==> flow/design.v <==
`timescale 1ns/10ps
module mpadd32_shift (CLK, RST_N, s_out, a_in, b_in, write, start, ready);
	input CLK, RST_N;
	input [255:0] a_in, b_in;
	input write, start;
	output [256:0] s_out;
	output ready;
	reg [256:0] sum;
	reg [255:0] a, b;
	reg ready;
	reg [2:0] counter;
	reg carry;
	reg [31:0] a0;
	reg [31:0] a1;
	reg [31:0] a2;
	reg [31:0] a3;
	reg [31:0] a4;
	reg [31:0] a5;
	reg [31:0] a6;
	reg [31:0] a7;
	reg [31:0] b0;
	reg [31:0] b1;
	reg [31:0] b2;
	reg [31:0] b3;
	reg [31:0] b4;
	reg [31:0] b5;
	reg [31:0] b6;
	reg [31:0] b7;
	reg [31:0] s0;
	reg [31:0] s1;
	reg [31:0] s2;
	reg [31:0] s3;
	reg [31:0] s4;
	reg [31:0] s5;
	reg [31:0] s6;
	reg [32:0] s7;
	assign s_out = {s7, s6, s5, s4, s3, s2, s1, s0};
	always @(posedge CLK) begin
		if (~RST_N) begin
			ready <= 1'b0;
			counter <= 3'b000;
		end
		else begin
			if (start) begin
				{carry, s0} <= a0 + b0;
				counter <= counter + 3'b001;
				{a0,a1,a2,a3,a4,a5,a6,a7} <= {a1,a2,a3,a4,a5,a6,a7,32'b0};
				{b0,b1,b2,b3,b4,b5,b6,b7} <= {b1,b2,b3,b4,b5,b6,b7,32'b0};
			end
			else if (counter == 3'b001) begin
				{carry, s1} <= a0 + b0 + carry;
				counter <= counter + 3'b001;
				{a0,a1,a2,a3,a4,a5,a6,a7} <= {a1,a2,a3,a4,a5,a6,a7,32'b0};
				{b0,b1,b2,b3,b4,b5,b6,b7} <= {b1,b2,b3,b4,b5,b6,b7,32'b0};
			end 
			else if (counter == 3'b010) begin
				{carry, s2} <= a0 + b0 + carry;
				counter <= counter + 3'b001;
				{a0,a1,a2,a3,a4,a5,a6,a7} <= {a1,a2,a3,a4,a5,a6,a7,32'b0};
				{b0,b1,b2,b3,b4,b5,b6,b7} <= {b1,b2,b3,b4,b5,b6,b7,32'b0};
			end 
			else if (counter == 3'b011) begin
				{carry, s3} <= a0 + b0 + carry;
				counter <= counter + 3'b001;
				{a0,a1,a2,a3,a4,a5,a6,a7} <= {a1,a2,a3,a4,a5,a6,a7,32'b0};
				{b0,b1,b2,b3,b4,b5,b6,b7} <= {b1,b2,b3,b4,b5,b6,b7,32'b0};
			end 
			else if (counter == 3'b100) begin
				{carry, s4} <= a0 + b0 + carry;
				counter <= counter + 3'b001;
				{a0,a1,a2,a3,a4,a5,a6,a7} <= {a1,a2,a3,a4,a5,a6,a7,32'b0};
				{b0,b1,b2,b3,b4,b5,b6,b7} <= {b1,b2,b3,b4,b5,b6,b7,32'b0};
			end 
			else if (counter == 3'b101) begin
				{carry, s5} <= a0 + b0 + carry;
				counter <= counter + 3'b001;
				{a0,a1,a2,a3,a4,a5,a6,a7} <= {a1,a2,a3,a4,a5,a6,a7,32'b0};
				{b0,b1,b2,b3,b4,b5,b6,b7} <= {b1,b2,b3,b4,b5,b6,b7,32'b0};
			end 
			else if (counter == 3'b110) begin
				{carry, s6} <= a0 + b0 + carry;
				counter <= counter + 3'b001;
				{a0,a1,a2,a3,a4,a5,a6,a7} <= {a1,a2,a3,a4,a5,a6,a7,32'b0};
				{b0,b1,b2,b3,b4,b5,b6,b7} <= {b1,b2,b3,b4,b5,b6,b7,32'b0};
			end 
			else if (counter == 3'b111) begin
				s7 <= a0 + b0 + carry;
				{a0,a1,a2,a3,a4,a5,a6,a7} <= {a1,a2,a3,a4,a5,a6,a7,32'b0};
				{b0,b1,b2,b3,b4,b5,b6,b7} <= {b1,b2,b3,b4,b5,b6,b7,32'b0};
				counter <= 3'b000;
				ready <= 1'b1;
			end
			else begin
				if (write) begin
					a0 <= a_in[31:0];
	 				a1 <= a_in[63:32];
					a2 <= a_in[95:64];
					a3 <= a_in[127:96];
					a4 <= a_in[159:128];
					a5 <= a_in[191:160];
					a6 <= a_in[223:192];
					a7 <= a_in[255:224];
					b0 <= b_in[31:0];
	 				b1 <= b_in[63:32];
					b2 <= b_in[95:64];
					b3 <= b_in[127:96];
					b4 <= b_in[159:128];
					b5 <= b_in[191:160];
					b6 <= b_in[223:192];
					b7 <= b_in[255:224];
					counter <= 3'b000;
					carry <= 1'b0;
				end
				ready <= 1'b0;
			end
		end
	end
endmodule
# Reports on mpadd32_shift
# Tool output for the design above before and after an edit, in the order of the flow.
# Lines under "before" count in the file above, lines under "after" in the edited file.
# "diff" is "after" less "before", of the values as shown.
# Operators carry their Yosys type and port widths (W data, S select, Z words).
# Library cell names are shortened.
# A cell with n/a has no value.
# inputs
top_module,mpadd32_shift
clock,CLK
lib,sky130hd
corner,tt_025C_1v80

# Edit of the RTL
# Unified diff, file above to edited file.
# This change comes from a script, not from a designer. The edited design behaves differently; no optimisation was intended.
# begin of diff
@@ -85,5 +85,5 @@
 			end 
 			else if (counter == 3'b111) begin
-				s7 <= a0 + b0 + carry;
+				s7 <= a0 + b0 - carry;
 				{a0,a1,a2,a3,a4,a5,a6,a7} <= {a1,a2,a3,a4,a5,a6,a7,32'b0};
 				{b0,b1,b2,b3,b4,b5,b6,b7} <= {b1,b2,b3,b4,b5,b6,b7,32'b0};
# end of diff

# Word level
# Source: Yosys, flattened and elaborated, memories not mapped. Widths are those after wreduce. Registers that Yosys merges into a memory's read port (data or address) are not register bits. Print and check cells do not count. Equal cells are merged and count once.
# bits
element,before,after,diff
ff_bits,774,774,0
inputBits,516,516,0
out_inout_bits,258,258,0
# op_classes
element,before,after,diff
addsub,3,4,1
eq_ne,8,8,0
muxes,147,147,0
logic,7,7,0
reduce_logical,14,14,0
# ops
cell,before,after,diff
$sub A33 B1 Y33,0,1,1
$mux W32,128,128,0
$mux W1,10,10,0
$mux W3,9,9,0
$not A1 Y1,7,7,0
$eq A3 B3 Y1 const B,4,4,0
$eq A3 B2 Y1 const B,2,2,0
$reduce_and A2 Y1,2,2,0
$reduce_and A3 Y1,2,2,0
$reduce_and A7 Y1,2,2,0
$add A3 B1 Y3 const B,1,1,0
$add A32 B32 Y33,1,1,0
$add A33 B1 Y33,1,1,0
$eq A3 B1 Y1 const B,1,1,0
$ne A8 B8 Y1 const B,1,1,0
$reduce_and A4 Y1,1,1,0
$reduce_and A5 Y1,1,1,0
$reduce_and A6 Y1,1,1,0
$reduce_and A8 Y1,1,1,0
$reduce_and A9 Y1,1,1,0
$reduce_bool A8 Y1,1,1,0
$reduce_bool A9 Y1,1,1,0
$reduce_or A8 Y1,1,1,0

# Longest topological paths
# Yosys ltp: most cells in a row. Word level: on the elaborated netlist, between registers, memories and ports. Mapped: between sequential cells and ports; inverters and the memories' decode and read muxes count.
# logic_depth
element,before,after,diff
ltp_word,9,9,0
abc_area,0,0,n/a
ltp_mapped,13,13,0

# Netlist
# Source: synth_stat.txt of the flow (Yosys; design flattened, memories mapped). It holds for the ABC_AREA given above (unset counts as 0); a run with the other value may have another netlist.
# synth_totals
element,before,after,diff
cell_count,2763,1938,-825
yosys_area_mm2,0.032341,0.0330017,0.0006607
seq_area_mm2,0.0232023,0.0232023,0.0000000
flip_flops,774,774,0
# by_type
cell,before,after,diff
nand2_1,1385,61,-1324
mux2_2,1,448,447
clkbuf_1,110,68,-42
xor2_1,22,33,11
nor4_1,3,14,11
nor2_1,37,46,9
nand3_1,18,26,8
and2_1,72,79,7
nand4_1,13,20,7
nor2b_1,11,4,-7
o211ai_1,7,13,6
or3_1,1,7,6
ha_1,40,45,5
xnor2_1,30,35,5
a211oi_1,7,3,-4
buf_4,4,0,-4
nor3b_1,2,6,4
o21ai_0,22,19,-3
# Not every row of either side is listed.

# Worst setup path after synthesis
# Source: OpenSTA report_checks on the synthesized netlist (no wires, ideal clock, input and output delay 20% of the period each), path of least setup slack; recovery checks are left aside. Register names are those of the netlist, which keeps one name where synthesis merged equal registers.
# synth_path
element,before,after,diff
path_kind,input to register,input to register,n/a
from,input port start,input port start,n/a
to,register a0[0],register a0[0],n/a
period_ns,5.0,5.0,0.0
input_delay_ns,1.000,1.000,0.000
launch_ns,1.000,1.000,0.000
arrival_ns,24.206,23.801,-0.405
t_required_ns,3.541,3.539,-0.002
path_slack_ns,-20.665,-20.262,0.403
delay_ns,24.665,24.262,-0.403
path_stages,7,4,-3
path_buffers,2,0,-2
period_less_setup_slack_ns,25.665,25.262,-0.403
# "delay_ns" is the arrival time less input delay plus setup time.
# "path_stages" counts driving pins, that of a launching flip-flop among them; a cell with two outputs on the path counts twice.
# "period_less_setup_slack_ns" is the clock period less the worst setup slack; recovery checks do not enter. This is arithmetic on one report: input and output delays are still those of the set period (20% each).
# Between the ends stands the longest chain of elaborated cells between them, by number of cells; it is not shown to be the way that was timed. Of several equally long chains one is given.
# A line is the first line of the expression or statement that the cell stems from. Yosys adds cells for indexed reads and writes and turns some case tables into memories.
# before: The path ends at the enable pin of a flip-flop; only ways to that pin are counted.
# synth_via_before
cell_sequence,inv_1 > and2_1 > clkbuf_1 > nand2b_1 > clkbuf_1 > nor2_1 > nor2b_1
elab_chain_len,2
cone_cells,2
cone_classes,reduce/logical (2)
# synth_lines_before
element,line_no,text
start: declaration,5,"input write, start;"
$reduce_bool A9 Y1,n/a,
$reduce_and A2 Y1,n/a,
end: assignment,95,a0 <= a_in[31:0];
end: declaration,13,reg [31:0] a0;
# after: The path ends at the enable pin of a flip-flop; only ways to that pin are counted.
# synth_via_after
cell_sequence,nor4_1 > nand2_1 > nor3_1 > nor2b_1
elab_chain_len,2
cone_cells,2
cone_classes,reduce/logical (2)
# synth_lines_after
element,line_no,text
start: declaration,5,"input write, start;"
$reduce_bool A9 Y1,n/a,
$reduce_and A2 Y1,n/a,
end: assignment,95,a0 <= a_in[31:0];
end: declaration,13,reg [31:0] a0;

# Worst path after layout
# From the final timing report of each run of pair 1: the path of least setup slack in the routed layout; clock arrival at registers is part of the times.
# layout_path
element,before,after,diff
path_kind,register to register,register to register,n/a
from,register a0[0],register a0[0],n/a
to,register s4[29],register s2[31],n/a
period_ns,5.0,5.0,0.0
launch_ns,0.62,0.63,0.01
arrival_ns,4.75,4.73,-0.02
t_required_ns,5.32,5.38,0.06
path_slack_ns,0.57,0.65,0.08
path_stages,13,14,1
path_buffers,0,2,2
# Between the ends stands the longest chain of elaborated cells between them, by number of cells; it is not shown to be the way that was timed. Of several equally long chains one is given.
# layout_via_before
cell_sequence,edfxtp_1 > ha_1 > inv_1 > fa_1 > nand2b_1 > a21oi_1 > xor2_1 > nand4b_1 > nor4b_1 > nand3_1 > or4_1 > nor4_1 > xnor2_1
elab_chain_len,2
cone_cells,2
cone_classes,add/sub (2)
# layout_lines_before
element,line_no,text
start: declaration,13,reg [31:0] a0;
start: assignment,95,a0 <= a_in[31:0];
$add A32 B32 Y33,69,"{carry, s4} <= a0 + b0 + carry;"
$add A33 B1 Y33,69,
end: declaration,33,reg [31:0] s4;
# layout_via_after
cell_sequence,edfxtp_1 > ha_1 > fa_1 > xor2_1 > nand3_1 > a2111oi_2 > nand4_1 > nor4_1 > buf_4 > nand4_1 > nor3_2 > buf_4 > and4bb_1 > xor2_1
elab_chain_len,2
cone_cells,2
cone_classes,add/sub (2)
# layout_lines_after
element,line_no,text
start: declaration,13,reg [31:0] a0;
start: assignment,95,a0 <= a_in[31:0];
$add A32 B32 Y33,57,"{carry, s2} <= a0 + b0 + carry;"
$add A33 B1 Y33,57,
end: declaration,31,reg [31:0] s2;

# Layout results
# Runs of the flow (Yosys, OpenROAD) on both versions; the two runs of a pair have the same settings. The constraints put input and output delay at 20% of the set period each and load the outputs with 0.01 pF.
# settings_pair_1
CORE_UTILIZATION,40
period_ns,5.0
CAP_MARGIN,20
CORE_MARGIN,2
SLEW_MARGIN,20
# results_pair_1
element,before,after,diff
synth_chip_area_mm2,0.032341,0.0330017,0.0006607
dieArea_mm2,0.0831428,0.0848178,0.0016750
cell_area_final_mm2,0.0439371,0.0450882,0.0011511
layout_utilization_pct,54.7,55.1,0.4
final_setup_ws_ns,0.570,0.649,0.079
tns_ns,0.000,0.000,0.000
ws_hold_ns,0.504,0.477,-0.027
design_power_mw,20.293,19.561,-0.732
achievedPeriod_ns,4.430,4.351,-0.079
# settings_pair_2
CAP_MARGIN,25
CORE_UTILIZATION,26
CTS_CLUSTER_DIAMETER,114
GPL_TIMING_DRIVEN,0
PLACE_DENSITY,0.36
SETUP_SLACK_MARGIN,0.41
SLEW_MARGIN,20
period_ns,3.04
CORE_MARGIN,2
# results_pair_2
element,before,after,diff
synth_chip_area_mm2,0.032341,0.0330017,0.0006607
dieArea_mm2,0.127224,0.129794,0.002570
cell_area_final_mm2,0.0485778,0.0507512,0.0021734
layout_utilization_pct,39.3,40.4,1.1
final_setup_ws_ns,-0.878,-0.919,-0.041
tns_ns,-82.646,-93.285,-10.639
ws_hold_ns,0.512,0.375,-0.137
design_power_mw,37.340,35.801,-1.539
achievedPeriod_ns,3.918,3.959,0.041
# "achievedPeriod_ns" means the clock period less the worst setup slack. The figure is calculated, with input and output delays left at 20% of the set period.
# By "design_power_mw" is meant OpenSTA's value without simulated activity: inputs other than the clock are taken to toggle once in ten clock periods, and the tool carries that through the logic.
